==> flow/design.v <==
module decode(
	clk		,
	rst_n		,
	data_in	,
	data_out	
	);
	input clk;
	input rst_n;
	input [1:0] data_in;	 
	output reg data_out;
	wire [1:0] dis_00,dis_01,dis_10,dis_11;
	wire [31:0] add_1,add_2,add_3,add_4,add_5,add_6,add_7,add_8;
	reg [9:0]	path_s0,path_s1,path_s2,path_s3;   
	reg [31:0]	dis_s0,dis_s1,dis_s2,dis_s3;
	reg [19:0]count_clear;
	assign dis_00=data_in[1]+data_in[0];
	assign dis_01=data_in[1]+(data_in[0]^1'b1);
	assign dis_10=(data_in[1]^1'b1)+data_in[0];
	assign dis_11=(data_in[1]^1'b1)+(data_in[0]^1'b1);
	always @(posedge clk or negedge rst_n)
		if (rst_n==1'b0)
			count_clear<=20'b0;
		else if (count_clear>=20'd50000)
			count_clear<=20'b0;
		else
			count_clear<=count_clear+1'b1;
	assign add_1=dis_00+dis_s0;  
	assign add_2=dis_11+dis_s2;
	always @(posedge clk or negedge rst_n)
	begin
		if (rst_n==1'b0) 
			begin
				path_s0=10'b0;
				dis_s0=32'b0;
			end
		else if (count_clear==20'd50000)
			begin
				path_s0=10'b0;
				dis_s0=32'b0;
			end
		else if (add_1<=add_2)
			begin
				path_s0<={path_s0[8:0],1'b0};
				dis_s0<=add_1;
			end
		else 
			begin
				path_s0<={path_s2[8:0],1'b0};
				dis_s0<=add_2;
			end
	end
	assign add_3=dis_11+dis_s0;
	assign add_4=dis_00+dis_s2;
	always @(posedge clk or negedge rst_n)
	begin
		if (rst_n==1'b0) 
			begin
				path_s1=10'b0;
				dis_s1=32'b0;
			end
		else if (count_clear==20'd50000)
			begin
				path_s1=10'b0;
				dis_s1=32'b0;
			end
		else if (add_3<=add_4)
			begin
				path_s1<={path_s0[8:0],1'b1};
				dis_s1<=add_3;
			end
		else 
			begin
				path_s1<={path_s2[8:0],1'b1};
				dis_s1<=add_4;
			end
	end
	assign add_5=dis_01+dis_s1;
	assign add_6=dis_10+dis_s3;
	always @(posedge clk or negedge rst_n)
	begin
		if (rst_n==1'b0)
			begin
				path_s2=10'b0;
				dis_s2=32'b0;
			end
		else if (count_clear==20'd50000)
			begin
				path_s2=10'b0;
				dis_s2=32'b0;
			end
		else if (add_5<=add_6)
			begin
				path_s2<={path_s1[8:0],1'b0};
				dis_s2<=add_5;
			end
		else 
			begin
				path_s2<={path_s3[8:0],1'b0};
				dis_s2<=add_6;
			end
	end
	assign add_7=dis_10+dis_s1;
	assign add_8=dis_01+dis_s3;
	always @(posedge clk or negedge rst_n)
	begin
		if (rst_n==1'b0)
			begin
				path_s3=10'b0;
				dis_s3=32'b0;
			end
		else if (count_clear==20'd50000)
			begin
				path_s3=10'b0;
				dis_s3=32'b0;
			end
		else if (add_7<add_8)
			begin
				path_s3<={path_s1[8:0],1'b1};
				dis_s3<=add_7;
			end
		else 
			begin
				path_s3<={path_s3[8:0],1'b1};
				dis_s3<=add_8;
			end
	end
	always @(*)
	begin
		if ((dis_s0<=dis_s1)&&(dis_s0<=dis_s2)&&(dis_s0<=dis_s3))
			data_out<=path_s0[9];
		else if ((dis_s1<=dis_s0)&&(dis_s1<=dis_s2)&&(dis_s1<=dis_s3))
			data_out<=path_s1[9];
		else if ((dis_s2<=dis_s0)&&(dis_s2<=dis_s1)&&(dis_s2<=dis_s3))
			data_out<=path_s2[9];
		else  data_out<=path_s3[9];
	end
endmodule
Ticket comment

=== Tool chain data of decode ===
Tool output for the design above before and after an edit, in the order of the flow.
"original" refers to lines of the RTL above, "edited" to lines of the edited file.
"change": "edited" minus "original" as printed here. "relative change": 100 x difference / "original".
Library cell names are shortened.
Not given: --

* Top: decode
* Clock port: clk
* Cell library: sky130hd
* Corner: tt_025C_1v80

=== Edit of the RTL ===
The edit as a unified diff against the file above.
The edit is scripted: it alters the design's behaviour and was not made to optimise anything.

<pre>
@@ -76,5 +76,5 @@
 	end
 	assign add_5=dis_01+dis_s1;
-	assign add_6=dis_10+dis_s3;
+	assign add_6=dis_10^dis_s3;
 	always @(posedge clk or negedge rst_n)
 	begin
</pre>

=== Word level ===
Yosys after proc, flatten, opt, wreduce and memory -nomap, before mapping. Enables and synchronous resets that opt folds into registers are not counted as muxes. Memory bits, and registers merged into a memory's read port (data or address), are not among the register bits. Print and check cells are not counted. Equal cells are merged and count once.

{| class="wikitable"
|+ Operators by class
! what !! original !! edited !! change !! relative change (%)
|-
| reduce/logical cells || 6 || 6 || 0 || 0.00
|-
| equality and inequality tests || 1 || 1 || 0 || 0.00
|-
| bitwise operators || 2 || 3 || +1 || +50.00
|-
| multiplexer cells || 20 || 20 || 0 || 0.00
|-
| order comparisons || 14 || 14 || 0 || 0.00
|-
| $add $sub $neg || 13 || 12 || -1 || -7.69
|}

{| class="wikitable"
|+ Operators by type and width
! operator !! original !! edited !! change !! relative change (%)
|-
| adder 2 x 32 -> 32 bit || 8 || 7 || -1 || -12.50
|-
| bitwise XOR 2 x 32 -> 32 bit || 0 || 1 || +1 || --
|}

Unchanged operator kinds not shown: 12.

{| class="wikitable"
|+ Word-level totals
! what !! original !! edited !! change !! relative change (%)
|-
| output and inout port bits || 1 || 1 || 0 || 0.00
|-
| input bits || 4 || 4 || 0 || 0.00
|-
| flip-flop bits (word level) || 188 || 188 || 0 || 0.00
|-
| cells after elaboration || 65 || 65 || 0 || 0.00
|}

=== Depth ===
Longest topological path by Yosys (ltp), each cell counted once; first at word level (registers and memories cut), then after technology mapping (sequential cells cut; the memories' decode and read muxes count).

{| class="wikitable"
|+ Logic depth
! what !! original !! edited !! change !! relative change (%)
|-
| word-level depth || 6 || 6 || 0 || 0.00
|-
| ABC_AREA || 0 || 0 || -- || --
|-
| depth in mapped cells || 23 || 22 || -1 || -4.35
|-
| mapped depth without buffers || 20 || 20 || 0 || 0.00
|}

=== Mapped cells and area ===
The flow's flattened synthesis, as Yosys stat reports it; memories are mapped. The netlist is that of the ABC_AREA named above (0 if unset); the other value can give another one.

{| class="wikitable"
|+ Synthesis totals
! what !! original !! edited !! change !! relative change (%)
|-
| buffer cells || 87 || 87 || 0 || 0.00
|-
| flip-flop cells || 182 || 182 || 0 || 0.00
|-
| mapped area (sq um) || 19396.1 || 18904.4 || -491.7 || -2.54
|-
| sequential part of the area (sq um) || 4554.4 || 4554.4 || 0.0 || 0.00
|-
| standard cells after synthesis || 2293 || 2216 || -77 || -3.36
|}

{| class="wikitable"
|+ Cells by type
! cell !! original !! edited !! change !! relative change (%)
|-
| nand2_1 || 203 || 148 || -55 || -27.09
|-
| a21oi_1 || 124 || 165 || +41 || +33.06
|-
| nor3_1 || 136 || 109 || -27 || -19.85
|-
| nand3_1 || 87 || 113 || +26 || +29.89
|-
| mux2i_1 || 35 || 9 || -26 || -74.29
|-
| xnor2_1 || 212 || 187 || -25 || -11.79
|-
| nor4_1 || 56 || 32 || -24 || -42.86
|-
| o21ai_0 || 49 || 72 || +23 || +46.94
|-
| clkbuf_1 || 64 || 52 || -12 || -18.75
|-
| a211oi_2 || 4 || 15 || +11 || +275.00
|-
| and4_1 || 19 || 11 || -8 || -42.11
|-
| and3_1 || 14 || 22 || +8 || +57.14
|-
| nor2_1 || 138 || 145 || +7 || +5.07
|-
| inv_1 || 121 || 114 || -7 || -5.79
|-
| buf_1 || 2 || 8 || +6 || +300.00
|-
| nand4_1 || 102 || 97 || -5 || -4.90
|-
| a21o_1 || 58 || 53 || -5 || -8.62
|-
| or3_1 || 14 || 9 || -5 || -35.71
|}

Unchanged cell types not shown: 16.
The list need not be complete.

=== Timing after synthesis ===
OpenSTA on the mapped netlist: ideal clock, no wires. The path of least setup slack (recovery checks aside). Input and output delay are each 20% of the period. Register names are those of the netlist, which keeps one name where synthesis merged equal registers.

{| class="wikitable"
|+ Timing after synthesis
! what !! original !! edited !! change !! relative change (%)
|-
| path kind || input to register || input to register || -- || --
|-
| start point || input port data_in[0] || input port data_in[0] || -- || --
|-
| end point || register dis_s2[22] || register dis_s3[28] || -- || --
|-
| arrival (ps) || 5434 || 4932 || -502 || -9.24
|-
| path buffers || 2 || 3 || +1 || +50.00
|-
| external input delay (ps) || 1200 || 1200 || 0 || 0.00
|-
| driving pins on the path || 20 || 22 || +2 || +10.00
|-
| data required time (ps) || 5906 || 5862 || -44 || -0.75
|-
| setup slack (ps) || 472 || 930 || +458 || --
|-
| period (ps) || 6000 || 6000 || 0 || 0.00
|-
| path delay (ps) || 4328 || 3870 || -458 || -10.58
|-
| setup time (ps) || 94 || 138 || +44 || --
|-
| synthesis period reached (ps) || 5528 || 5070 || -458 || -8.29
|}

"path delay" is the arrival time less input delay plus setup time.
"driving pins on the path": output pins that drive a net of the path, with the launching flip-flop's if there is one; two outputs of one cell count as two.
"synthesis period reached" is the clock period less the worst setup slack; recovery checks do not enter. This is arithmetic on one report: input and output delays are still those of the set period (20% each).
Between the ends stands the longest chain of elaborated cells between them, by number of cells; it is not shown to be the way that was timed. Of several equally long chains one is given.
Each line given opens the expression or statement behind the cell; cells for indexed reads and writes are added by Yosys, which also makes memories of some case tables.
At most two assigning lines are given for a register; there are more.

On the way, after synthesis, original:
* Cell sequence: inv_1 > ha_1 > inv_1 > ha_1 > ha_1 > a21oi_1 > or2_2 > clkbuf_1 > nor4b_1 > nand4_1 > xnor2_1 > ha_1 > nand4_1 > nor4_1 > nand3_1 > nand2_1 > o21a_1 > nand2_1 > clkbuf_1 > a211oi_1
* Cells in the longest elaborated chain: 6

{| class="wikitable"
|+ RTL lines, path after synthesis, original
! what !! RTL line !! source
|-
| start, declared || 9 || <nowiki>input [1:0] data_in;</nowiki>
|-
| inverter 1 bit || -- ||
|-
| adder 1 x 1 -> 2 bit || 17 || <nowiki>assign dis_01=data_in[1]+(data_in[0]^1'b1);</nowiki>
|-
| adder 2 x 32 -> 32 bit || 77 || <nowiki>assign add_5=dis_01+dis_s1;</nowiki>
|-
| <= comparator 32 bit || 91 || <nowiki>else if (add_5<=add_6)</nowiki>
|-
| two-way mux 32 bit || 91 ||
|-
| two-way mux 32 bit || 86 || <nowiki>else if (count_clear==20'd50000)</nowiki>
|-
| end, assigned || 94 || <nowiki>dis_s2<=add_5;</nowiki>
|-
| end, assigned || 99 || <nowiki>dis_s2<=add_6;</nowiki>
|-
| end, declared || 14 || <nowiki>reg [31:0] dis_s0,dis_s1,dis_s2,dis_s3;</nowiki>
|}

On the way, after synthesis, edited:
* Cell sequence: inv_1 > ha_1 > inv_1 > ha_1 > fa_1 > nand3_1 > or3_1 > clkbuf_1 > nor3_2 > nand4_1 > xnor2_1 > ha_1 > nand2_1 > nor4_1 > a2111oi_0 > o21ai_0 > a31oi_1 > o21bai_1 > clkbuf_1 > buf_2 > nor3_1 > a211oi_1
* Cells in the longest elaborated chain: 6

{| class="wikitable"
|+ RTL lines, path after synthesis, edited
! what !! RTL line !! source
|-
| start, declared || 9 || <nowiki>input [1:0] data_in;</nowiki>
|-
| inverter 1 bit || -- ||
|-
| adder 1 x 1 -> 2 bit || 17 || <nowiki>assign dis_01=data_in[1]+(data_in[0]^1'b1);</nowiki>
|-
| adder 2 x 32 -> 32 bit || 103 || <nowiki>assign add_8=dis_01+dis_s3;</nowiki>
|-
| < comparator 32 bit || 116 || <nowiki>else if (add_7<add_8)</nowiki>
|-
| two-way mux 32 bit || 116 ||
|-
| two-way mux 32 bit || 111 || <nowiki>else if (count_clear==20'd50000)</nowiki>
|-
| end, assigned || 119 || <nowiki>dis_s3<=add_7;</nowiki>
|-
| end, assigned || 124 || <nowiki>dis_s3<=add_8;</nowiki>
|-
| end, declared || 14 || <nowiki>reg [31:0] dis_s0,dis_s1,dis_s2,dis_s3;</nowiki>
|}

=== Timing after layout ===
Path of least setup slack in the final report of the runs of pair A (OpenROAD, finished layout, wires in). Where an end is a register, its clock arrival counts in the times.
The path's times are printed in steps of 10 ps; the period is the one set.

{| class="wikitable"
|+ Timing after layout
! what !! original !! edited !! change !! relative change (%)
|-
| path kind || input to register || input to register || -- || --
|-
| start point || input port data_in[0] || input port data_in[1] || -- || --
|-
| end point || register dis_s2[6] || register dis_s0[2] || -- || --
|-
| period (ps) || 6000 || 6000 || 0 || 0.00
|-
| setup slack (ps) || 250 || 190 || -60 || --
|-
| driving pins on the path || 22 || 24 || +2 || +9.09
|-
| path buffers || 5 || 6 || +1 || +20.00
|-
| data required time (ps) || 6410 || 6420 || +10 || +0.16
|-
| setup time (ps) || 100 || 80 || -20 || --
|-
| arrival (ps) || 6160 || 6240 || +80 || +1.30
|-
| external input delay (ps) || 1200 || 1200 || 0 || 0.00
|}

Between the ends stands the longest chain of elaborated cells between them, by number of cells; it is not shown to be the way that was timed. Of several equally long chains one is given.
At most two assigning lines are given for a register; there are more.

On the way, after layout, original:
* Cell sequence: clkdlybuf4s50_1 > inv_1 > ha_1 > inv_1 > ha_1 > buf_4 > ha_1 > a21oi_1 > nor3_1 > nand3_1 > xnor2_2 > ha_1 > nand4_1 > nor4_2 > buf_4 > nand3_2 > nand2_1 > o21a_1 > nand2_1 > buf_12 > buf_12 > a211oi_1
* Cells in the longest elaborated chain: 6

{| class="wikitable"
|+ RTL lines, path after layout, original
! what !! RTL line !! source
|-
| start, declared || 9 || <nowiki>input [1:0] data_in;</nowiki>
|-
| inverter 1 bit || -- ||
|-
| adder 1 x 1 -> 2 bit || 17 || <nowiki>assign dis_01=data_in[1]+(data_in[0]^1'b1);</nowiki>
|-
| adder 2 x 32 -> 32 bit || 77 || <nowiki>assign add_5=dis_01+dis_s1;</nowiki>
|-
| <= comparator 32 bit || 91 || <nowiki>else if (add_5<=add_6)</nowiki>
|-
| two-way mux 32 bit || 91 ||
|-
| two-way mux 32 bit || 86 || <nowiki>else if (count_clear==20'd50000)</nowiki>
|-
| end, assigned || 94 || <nowiki>dis_s2<=add_5;</nowiki>
|-
| end, assigned || 99 || <nowiki>dis_s2<=add_6;</nowiki>
|-
| end, declared || 14 || <nowiki>reg [31:0] dis_s0,dis_s1,dis_s2,dis_s3;</nowiki>
|}

On the way, after layout, edited:
* Cell sequence: clkdlybuf4s50_1 > inv_1 > ha_1 > buf_4 > ha_1 > buf_4 > ha_1 > a21oi_1 > buf_4 > nor2_1 > nand2_1 > nor2_1 > nand2_1 > xnor2_1 > ha_1 > nand3_1 > nor3_1 > and3_1 > and4_2 > a221oi_2 > buf_4 > buf_4 > or3_1 > a21oi_1
* Cells in the longest elaborated chain: 6

{| class="wikitable"
|+ RTL lines, path after layout, edited
! what !! RTL line !! source
|-
| start, declared || 9 || <nowiki>input [1:0] data_in;</nowiki>
|-
| inverter 1 bit || -- ||
|-
| adder 1 x 1 -> 2 bit || 19 || <nowiki>assign dis_11=(data_in[1]^1'b1)+(data_in[0]^1'b1);</nowiki>
|-
| adder 2 x 32 -> 32 bit || 28 || <nowiki>assign add_2=dis_11+dis_s2;</nowiki>
|-
| <= comparator 32 bit || 41 || <nowiki>else if (add_1<=add_2)</nowiki>
|-
| two-way mux 32 bit || 41 ||
|-
| two-way mux 32 bit || 36 || <nowiki>else if (count_clear==20'd50000)</nowiki>
|-
| end, assigned || 44 || <nowiki>dis_s0<=add_1;</nowiki>
|-
| end, assigned || 49 || <nowiki>dis_s0<=add_2;</nowiki>
|-
| end, declared || 14 || <nowiki>reg [31:0] dis_s0,dis_s1,dis_s2,dis_s3;</nowiki>
|}

=== Measured runs ===
Both versions went through the flow (Yosys, OpenROAD) with the same settings in each pair. Constraints: input delay and output delay 20% of the set period each, output load 0.01 pF.

Flow settings, pair A:
* CORE_UTILIZATION: 40
* PLACE_DENSITY: 0.6
* period_ns: 6.0
* CAP_MARGIN: 20
* CORE_MARGIN: 2
* SLEW_MARGIN: 20

{| class="wikitable"
|+ Measured results, pair A
! what !! original !! edited !! change !! relative change (%)
|-
| summed negative setup slack (ps) || 0 || 0 || 0 || --
|-
| worst-case hold slack (ps) || 464 || 464 || 0 || --
|-
| utilization || 0.465 || 0.456 || -0.009 || --
|-
| period reached (ps) || 5747 || 5813 || +66 || +1.15
|-
| worst setup slack after layout (ps) || 253 || 187 || -66 || --
|-
| Yosys chip area after synthesis (sq um) || 19396.1 || 18904.4 || -491.7 || -2.54
|-
| standard-cell area after layout (sq um) || 22252.6 || 21245.4 || -1007.2 || -4.53
|-
| total die area (sq um) || 50267.9 || 49015.7 || -1252.2 || -2.49
|-
| total power of the final layout (mW) || 13.399 || 11.474 || -1.925 || -14.37
|}

Flow settings, pair B:
* ABC_AREA: 1
* CAP_MARGIN: 30
* CELL_PAD_IN_SITES_DETAIL_PLACEMENT: 2
* CELL_PAD_IN_SITES_GLOBAL_PLACEMENT: 3
* CORE_ASPECT_RATIO: 0.56
* CORE_UTILIZATION: 36
* CTS_CLUSTER_DIAMETER: 148
* PLACE_DENSITY_LB_ADDON: 0.21
* SETUP_SLACK_MARGIN: 1.15
* period_ns: 9.83
* CORE_MARGIN: 2
* SLEW_MARGIN: 20

{| class="wikitable"
|+ Measured results, pair B
! what !! original !! edited !! change !! relative change (%)
|-
| summed negative setup slack (ps) || 0 || 0 || 0 || --
|-
| worst-case hold slack (ps) || 466 || 501 || +35 || --
|-
| utilization || 0.389 || 0.389 || 0.000 || --
|-
| period reached (ps) || 8259 || 8087 || -172 || -2.08
|-
| worst setup slack after layout (ps) || 1571 || 1743 || +172 || --
|-
| Yosys chip area after synthesis (sq um) || 20968.9 || 20269.4 || -699.5 || -3.34
|-
| standard-cell area after layout (sq um) || 22499.1 || 21784.6 || -714.5 || -3.18
|-
| total die area (sq um) || 60275.4 || 58297.8 || -1977.6 || -3.28
|}

"period reached" is the run's clock period less its worst setup slack. It is reckoned from that one timing run; input and output delays stay at 20% of the period that was set.
"total power of the final layout" rests on the timing tool's default activity at the inputs, not on a simulated workload.
